==> flow/design.v <==
module pg_0 (
    input logic a,
    input logic b,
    output logic p,
    output logic g
);
assign p = a ^ b;
assign g = a & b;
endmodule
module pg_1plus (
    input logic pi_cur,
    input logic gi_cur,
    input logic pi_prev,
    input logic gi_prev,
    output logic pout,
    output logic gout
);
assign pout = pi_cur & pi_prev;
assign gout = gi_cur | (pi_cur & gi_prev);
endmodule
module ks_add #(
    parameter N = 64
)
(
    input  logic         clk,
    input  logic         rstn_,
    input  logic         en,
    input  logic [N-1:0] a,
    input  logic [N-1:0] b,
    output logic [N-1:0] out
);
    localparam int stages = $clog2(N) + 1;
    function automatic integer log2_arr(input integer x);
        integer k;
        begin
            log2_arr = 0;
            for (k = 1; k < 31; k = k + 1)
                if (x >= (1 << k)) log2_arr = k;
        end
    endfunction
    genvar i;
    generate
        for (i = 0; i < stages; i++) begin : gen_pg
            logic [(N-(2**(i-1)))-1:0] g_reg_array;
            logic [(N-(2**(i-1)))-1:0] p_reg_array;
            logic [(N-(2**(i-1)))-1:0] p_out_array;
            logic [(N-(2**(i-1)))-1:0] g_out_array;
        end
    endgenerate
    genvar j;
    generate
        for (j = 0; j < stages; j++) begin : reg_assign
            always_ff @( posedge clk ) begin
                if ( !rstn_ ) begin
                    gen_pg[j].g_reg_array <= 0;
                    gen_pg[j].p_reg_array <= 0;
                end
                else if ( en ) begin
                    gen_pg[j].g_reg_array <= gen_pg[j].g_out_array;
                    gen_pg[j].p_reg_array <= gen_pg[j].p_out_array;
                end
                else begin
                    gen_pg[j].g_reg_array <= gen_pg[j].g_reg_array;
                    gen_pg[j].p_reg_array <= gen_pg[j].p_reg_array;
                end
            end
        end
    endgenerate
    genvar step;
    generate 
        for (i = 0; i < N; i++) begin
            pg_0 step0(a[i], b[i], gen_pg[0].p_out_array[i], gen_pg[0].g_out_array[i]);
        end
        for (step = 1; step <= stages; step++) begin
            for (i = 0; i < N-2**(step-1); i++) begin 
                if (step == 1) begin
                    pg_1plus stepn(gen_pg[0].p_reg_array[i+1],  
                                 gen_pg[0].g_reg_array[i+1], 
                                 gen_pg[0].p_reg_array[i], 
                                 gen_pg[0].g_reg_array[i], 
                                 gen_pg[step].p_out_array[i], 
                                 gen_pg[step].g_out_array[i]);
                end
                if (step > 1) begin
                    if (i==0) begin
                        pg_1plus stepn(gen_pg[step-1].p_reg_array[i+2**(step-2)],  
                                 gen_pg[step-1].g_reg_array[i+2**(step-2)], 
                                 gen_pg[0].p_reg_array[0], 
                                 gen_pg[0].g_reg_array[0], 
                                 gen_pg[step].p_out_array[0], 
                                 gen_pg[step].g_out_array[0]);
                    end
                    else if (i < 2**(step-2)) begin 
                        pg_1plus stepn(gen_pg[step-1].p_reg_array[i+2**(step-2)],                                         
                                 gen_pg[step-1].g_reg_array[i+2**(step-2)],                                            
                                 gen_pg[log2_arr(i)+1].p_reg_array[i-2**(log2_arr(i))], 
                                 gen_pg[log2_arr(i)+1].g_reg_array[i-2**(log2_arr(i))],
                                 gen_pg[step].p_out_array[i], 
                                 gen_pg[step].g_out_array[i]);
                    end
                    else begin  
                        pg_1plus stepn(gen_pg[step-1].p_reg_array[i+2**(step-2)],  
                                 gen_pg[step-1].g_reg_array[i+2**(step-2)], 
                                 gen_pg[step-1].p_reg_array[i-2**(step-2)], 
                                 gen_pg[step-1].g_reg_array[i-2**(step-2)], 
                                 gen_pg[step].p_out_array[i], 
                                 gen_pg[step].g_out_array[i]);
                    end
                end
            end
        end
    endgenerate
    generate
        for (i = 0; i < N; i++) begin
            if ( i==0 ) begin
                assign out[0] = gen_pg[0].p_reg_array[0];
            end
            else if ( i==1 ) begin
                assign out[1] = gen_pg[0].p_reg_array[1] ^ gen_pg[0].g_reg_array[0];
            end
            else if (i <= N/2) begin  
                assign out[i] = (gen_pg[0].p_reg_array[i]) ^ (gen_pg[log2_arr(i-1)+1].g_reg_array[(i-1)-2**log2_arr(i-1)]); 
            end
            else begin
                assign out[i] = gen_pg[0].p_reg_array[i] ^ gen_pg[stages-1].g_reg_array[(i-1)-(N/2)]; 
            end
        end
    endgenerate
endmodule
* Reports on ks_add
The steps from the RTL of ks_add to its reports follow in flow order.
Lines are those of the file above, counted from 1.
Library cell names are shortened.
The mark -- stands for no value.
- Top :: ks_add
- Clock port :: clk
- Cell library :: sky130hd
- Corner :: tt_025C_1v80

* After elaboration
Source: Yosys, flattened and elaborated, memories not mapped. Widths are those after wreduce; folded enables and synchronous resets count as part of the registers. Registers that Yosys merges into a memory's read port (data or address) are not register bits. Print and check cells do not count. Equal cells are merged and count once.
- Register bits after elaboration :: 737
- Bits of input ports :: 131
- Output and inout port bits :: 64
- Cells after elaboration :: 1133
- Bitwise logic cells :: 1120
** Operator list (count)
- 1-bit bitwise AND :: 673
- 1-bit bitwise OR :: 320
- 1-bit XOR :: 127

* Logic depth
Longest topological path by Yosys (ltp), each cell counted once; first at word level (registers and memories cut), then after technology mapping (sequential cells cut; the memories' decode and read muxes count).
- Depth in word-level cells :: 2
- ABC_AREA :: 1
- Gate-level depth with buffers :: 8

* Netlist
The flow's flattened synthesis, as Yosys stat reports it; memories are mapped. The netlist is that of the ABC_AREA named above (0 if unset); the other value can give another one.
** Cells by type
- dfxtp_1 :: count 695, area in all 1.39E+04 µm²
- nand2_1 :: count 848, area in all 3.18E+03 µm²
- a21oi_1 :: count 590, area in all 2.95E+03 µm²
- nand3_1 :: count 380, area in all 1.9E+03 µm²
- o21ai_0 :: count 305, area in all 1.53E+03 µm²
- nor2_1 :: count 397, area in all 1.49E+03 µm²
- inv_1 :: count 214, area in all 803.27 µm²
- ha_1 :: count 64, area in all 800.768 µm²
- xor2_1 :: count 62, area in all 543.021 µm²
- buf_4 :: count 51, area in all 382.867 µm²
- buf_2 :: count 75, area in all 375.36 µm²
- clkbuf_1 :: count 88, area in all 330.317 µm²
- buf_6 :: count 29, area in all 326.563 µm²
- clkbuf_2 :: count 3, area in all 15.014 µm²
- o21ai_1 :: count 2, area in all 10.01 µm²
- clkbuf_4 :: count 1, area in all 7.507 µm²
- inv_4 :: count 1, area in all 6.256 µm²
- nor3_1 :: count 1, area in all 5.005 µm²
- inv_2 :: count 1, area in all 3.754 µm²
- Standard cells after synthesis :: 3807
- Chip area (Yosys) :: 28577.4 µm²
- Sequential area :: 13913.3 µm²
- Flip-flops :: 695
- Buffers :: 247

* Path before layout
Source: OpenSTA report_checks on the synthesized netlist (no wires, ideal clock, input and output delay 20% of the period each), path of least setup slack; recovery checks are left aside. Register names are those of the netlist, which keeps one name where synthesis merged equal registers.
- Path type :: input -> register
- From :: in en
- To :: reg (no name shown)
- Period :: 2000 ps
- Input delay :: 400 ps
- Launch time at the first pin :: 400 ps
- Arrival :: 1173 ps
- Path slack :: 695 ps
- Path delay :: 905 ps
- Stages :: 7
- Synthesis period reached :: 1305 ps
"path delay" is the arrival time less input delay plus setup time.
"stages" counts driving pins, that of a launching flip-flop among them; a cell with two outputs on the path counts twice.
"synthesis period reached" = period - worst setup slack (recovery checks aside). The figure is calculated, with input and output delays left at 20% of the set period.
- Cell sequence :: buf_4 inv_4 buf_4 clkbuf_1 nand2_1 nand2_1 a21oi_1
** Ends and longest elaborated chain, post-synthesis
- from (decl) :: line 27 : input  logic         en,
No chain of elaborated cells between the ends is given.

* Timing after layout
From the final timing report of flow run 1: the path of least setup slack in the routed layout; clock arrival at registers is part of the times.
The report prints the path's times to 10 ps; the period is as set.
- Path type :: input -> register
- From :: in rstn_
- To :: reg (no name shown)
- Period :: 2000 ps
- Input delay :: 400 ps
- Launch time at the first pin :: 400 ps
- Arrival :: 2540 ps
- Path slack :: -40 ps
- Stages :: 5
- Cell sequence :: clkdlybuf4s50_1 inv_2 clkbuf_2 buf_1 a21oi_1
- Length of the longest elaborated chain :: 0
** Ends and longest elaborated chain, post-layout
- from (decl) :: line 26 : input  logic         rstn_,

Lab notebook: ks_add

Top module ks_add; platform sky130hd; tools Yosys and OpenROAD; 5 stored runs in no particular order. Input and output delays are each 20% of the period that was set; the output load is 0.01 pF.
By "achieved clock period" is meant the clock period of the run minus its worst setup slack. This is arithmetic on one report: input and output delays are still those of the set period (20% each).
"time used up by the worst setup path" is the time allowed to the run's worst setup path (the clock period less input and output delay, where it has them) less its slack. Clock arrival times count: a late capture clock shortens it, a late launch clock lengthens it.
"power" is the tool's figure for a default switching activity; nothing was simulated.
"time used up by the worst setup path" is given in steps of 10 ps.

** Flow run 1
- Settings :: ABC_AREA=1; CAP_MARGIN=30; CORE_ASPECT_RATIO=1.95; CORE_UTILIZATION=36; GPL_ROUTABILITY_DRIVEN=1; GPL_TIMING_DRIVEN=0; MAX_ROUTING_LAYER=met4; PLACE_DENSITY_LB_ADDON=0.05; TNS_END_PERCENT=80; period_ns=2.0; CORE_MARGIN=2; SLEW_MARGIN=20
- Netlist area reported by Yosys :: 28577.4 µm²
- Die footprint :: 81779.2 µm²
- Standard-cell area after layout :: 34815.9 µm²
- Final design utilization :: 44.2%
- Worst setup slack after layout :: -43 ps
- Total negative slack on setup checks :: -359 ps
- Post-route worst hold slack :: 453 ps
- Power :: 32.383 mW
- Achieved clock period :: 2043 ps
- Time used up by the worst setup path :: 1640 ps
- Type of the worst setup path :: input -> register

** Flow run 2
- Settings :: ABC_AREA=1; CAP_MARGIN=30; CELL_PAD_IN_SITES_DETAIL_PLACEMENT=1; CELL_PAD_IN_SITES_GLOBAL_PLACEMENT=2; CORE_ASPECT_RATIO=0.54; CTS_CLUSTER_DIAMETER=274; CTS_CLUSTER_SIZE=20; MAX_ROUTING_LAYER=met4; MIN_ROUTING_LAYER=met1; PLACE_DENSITY=0.67; SLEW_MARGIN=35; period_ns=2.0; CORE_MARGIN=2; CORE_UTILIZATION=40
- Netlist area reported by Yosys :: 28577.4 µm²
- Die footprint :: 73699.6 µm²
- Standard-cell area after layout :: 32915.3 µm²
- Final design utilization :: 46.9%
- Worst setup slack after layout :: 48 ps
- Total negative slack on setup checks :: 0 ps
- Post-route worst hold slack :: 205 ps
- Power :: 26.827 mW
- Achieved clock period :: 1952 ps
- Time used up by the worst setup path :: 1550 ps
- Type of the worst setup path :: register -> output

** Flow run 3
- Settings :: ABC_AREA=1; CELL_PAD_IN_SITES_DETAIL_PLACEMENT=0; CELL_PAD_IN_SITES_GLOBAL_PLACEMENT=0; CORE_ASPECT_RATIO=1.52; CORE_MARGIN=6; CORE_UTILIZATION=15; GPL_TIMING_DRIVEN=0; MIN_ROUTING_LAYER=met1; PLACE_DENSITY_LB_ADDON=0.11; SETUP_SLACK_MARGIN=0.04; TNS_END_PERCENT=20; period_ns=1.11; CAP_MARGIN=20; SLEW_MARGIN=20
- Netlist area reported by Yosys :: 28577.4 µm²
- Die footprint :: 201367.0 µm²
- Standard-cell area after layout :: 37273.2 µm²
- Final design utilization :: 19.7%
- Worst setup slack after layout :: -580 ps
- Total negative slack on setup checks :: -32262 ps
- Post-route worst hold slack :: 249 ps
- Power :: 61.186 mW
- Achieved clock period :: 1690 ps
- Time used up by the worst setup path :: 1470 ps
- Type of the worst setup path :: register -> output

** Flow run 4
- Settings :: SETUP_SLACK_MARGIN=-0.0; period_ns=1.93; CAP_MARGIN=20; CORE_MARGIN=2; CORE_UTILIZATION=40; SLEW_MARGIN=20
- Netlist area reported by Yosys :: 28085.7 µm²
- Die footprint :: 72350.2 µm²
- Standard-cell area after layout :: 33818.7 µm²
- Final design utilization :: 48.5%
- Worst setup slack after layout :: 48 ps
- Total negative slack on setup checks :: 0 ps
- Post-route worst hold slack :: 171 ps
- Power :: 32.800 mW
- Achieved clock period :: 1882 ps
- Time used up by the worst setup path :: 1500 ps
- Type of the worst setup path :: register -> output

** Flow run 5
- Settings :: ABC_AREA=1; CORE_ASPECT_RATIO=0.76; CORE_UTILIZATION=34; GPL_ROUTABILITY_DRIVEN=0; GPL_TIMING_DRIVEN=0; MAX_ROUTING_LAYER=met4; PLACE_DENSITY_LB_ADDON=0.04; period_ns=2.0; CAP_MARGIN=20; CORE_MARGIN=2; SLEW_MARGIN=20
- Netlist area reported by Yosys :: 28577.4 µm²
- Die footprint :: 86408.8 µm²
- Standard-cell area after layout :: 35137.4 µm²
- Final design utilization :: 42.3%
- Worst setup slack after layout :: 15 ps
- Total negative slack on setup checks :: 0 ps
- Post-route worst hold slack :: 444 ps
- Power :: 33.024 mW
- Achieved clock period :: 1985 ps
- Time used up by the worst setup path :: 1580 ps
- Type of the worst setup path :: register -> output
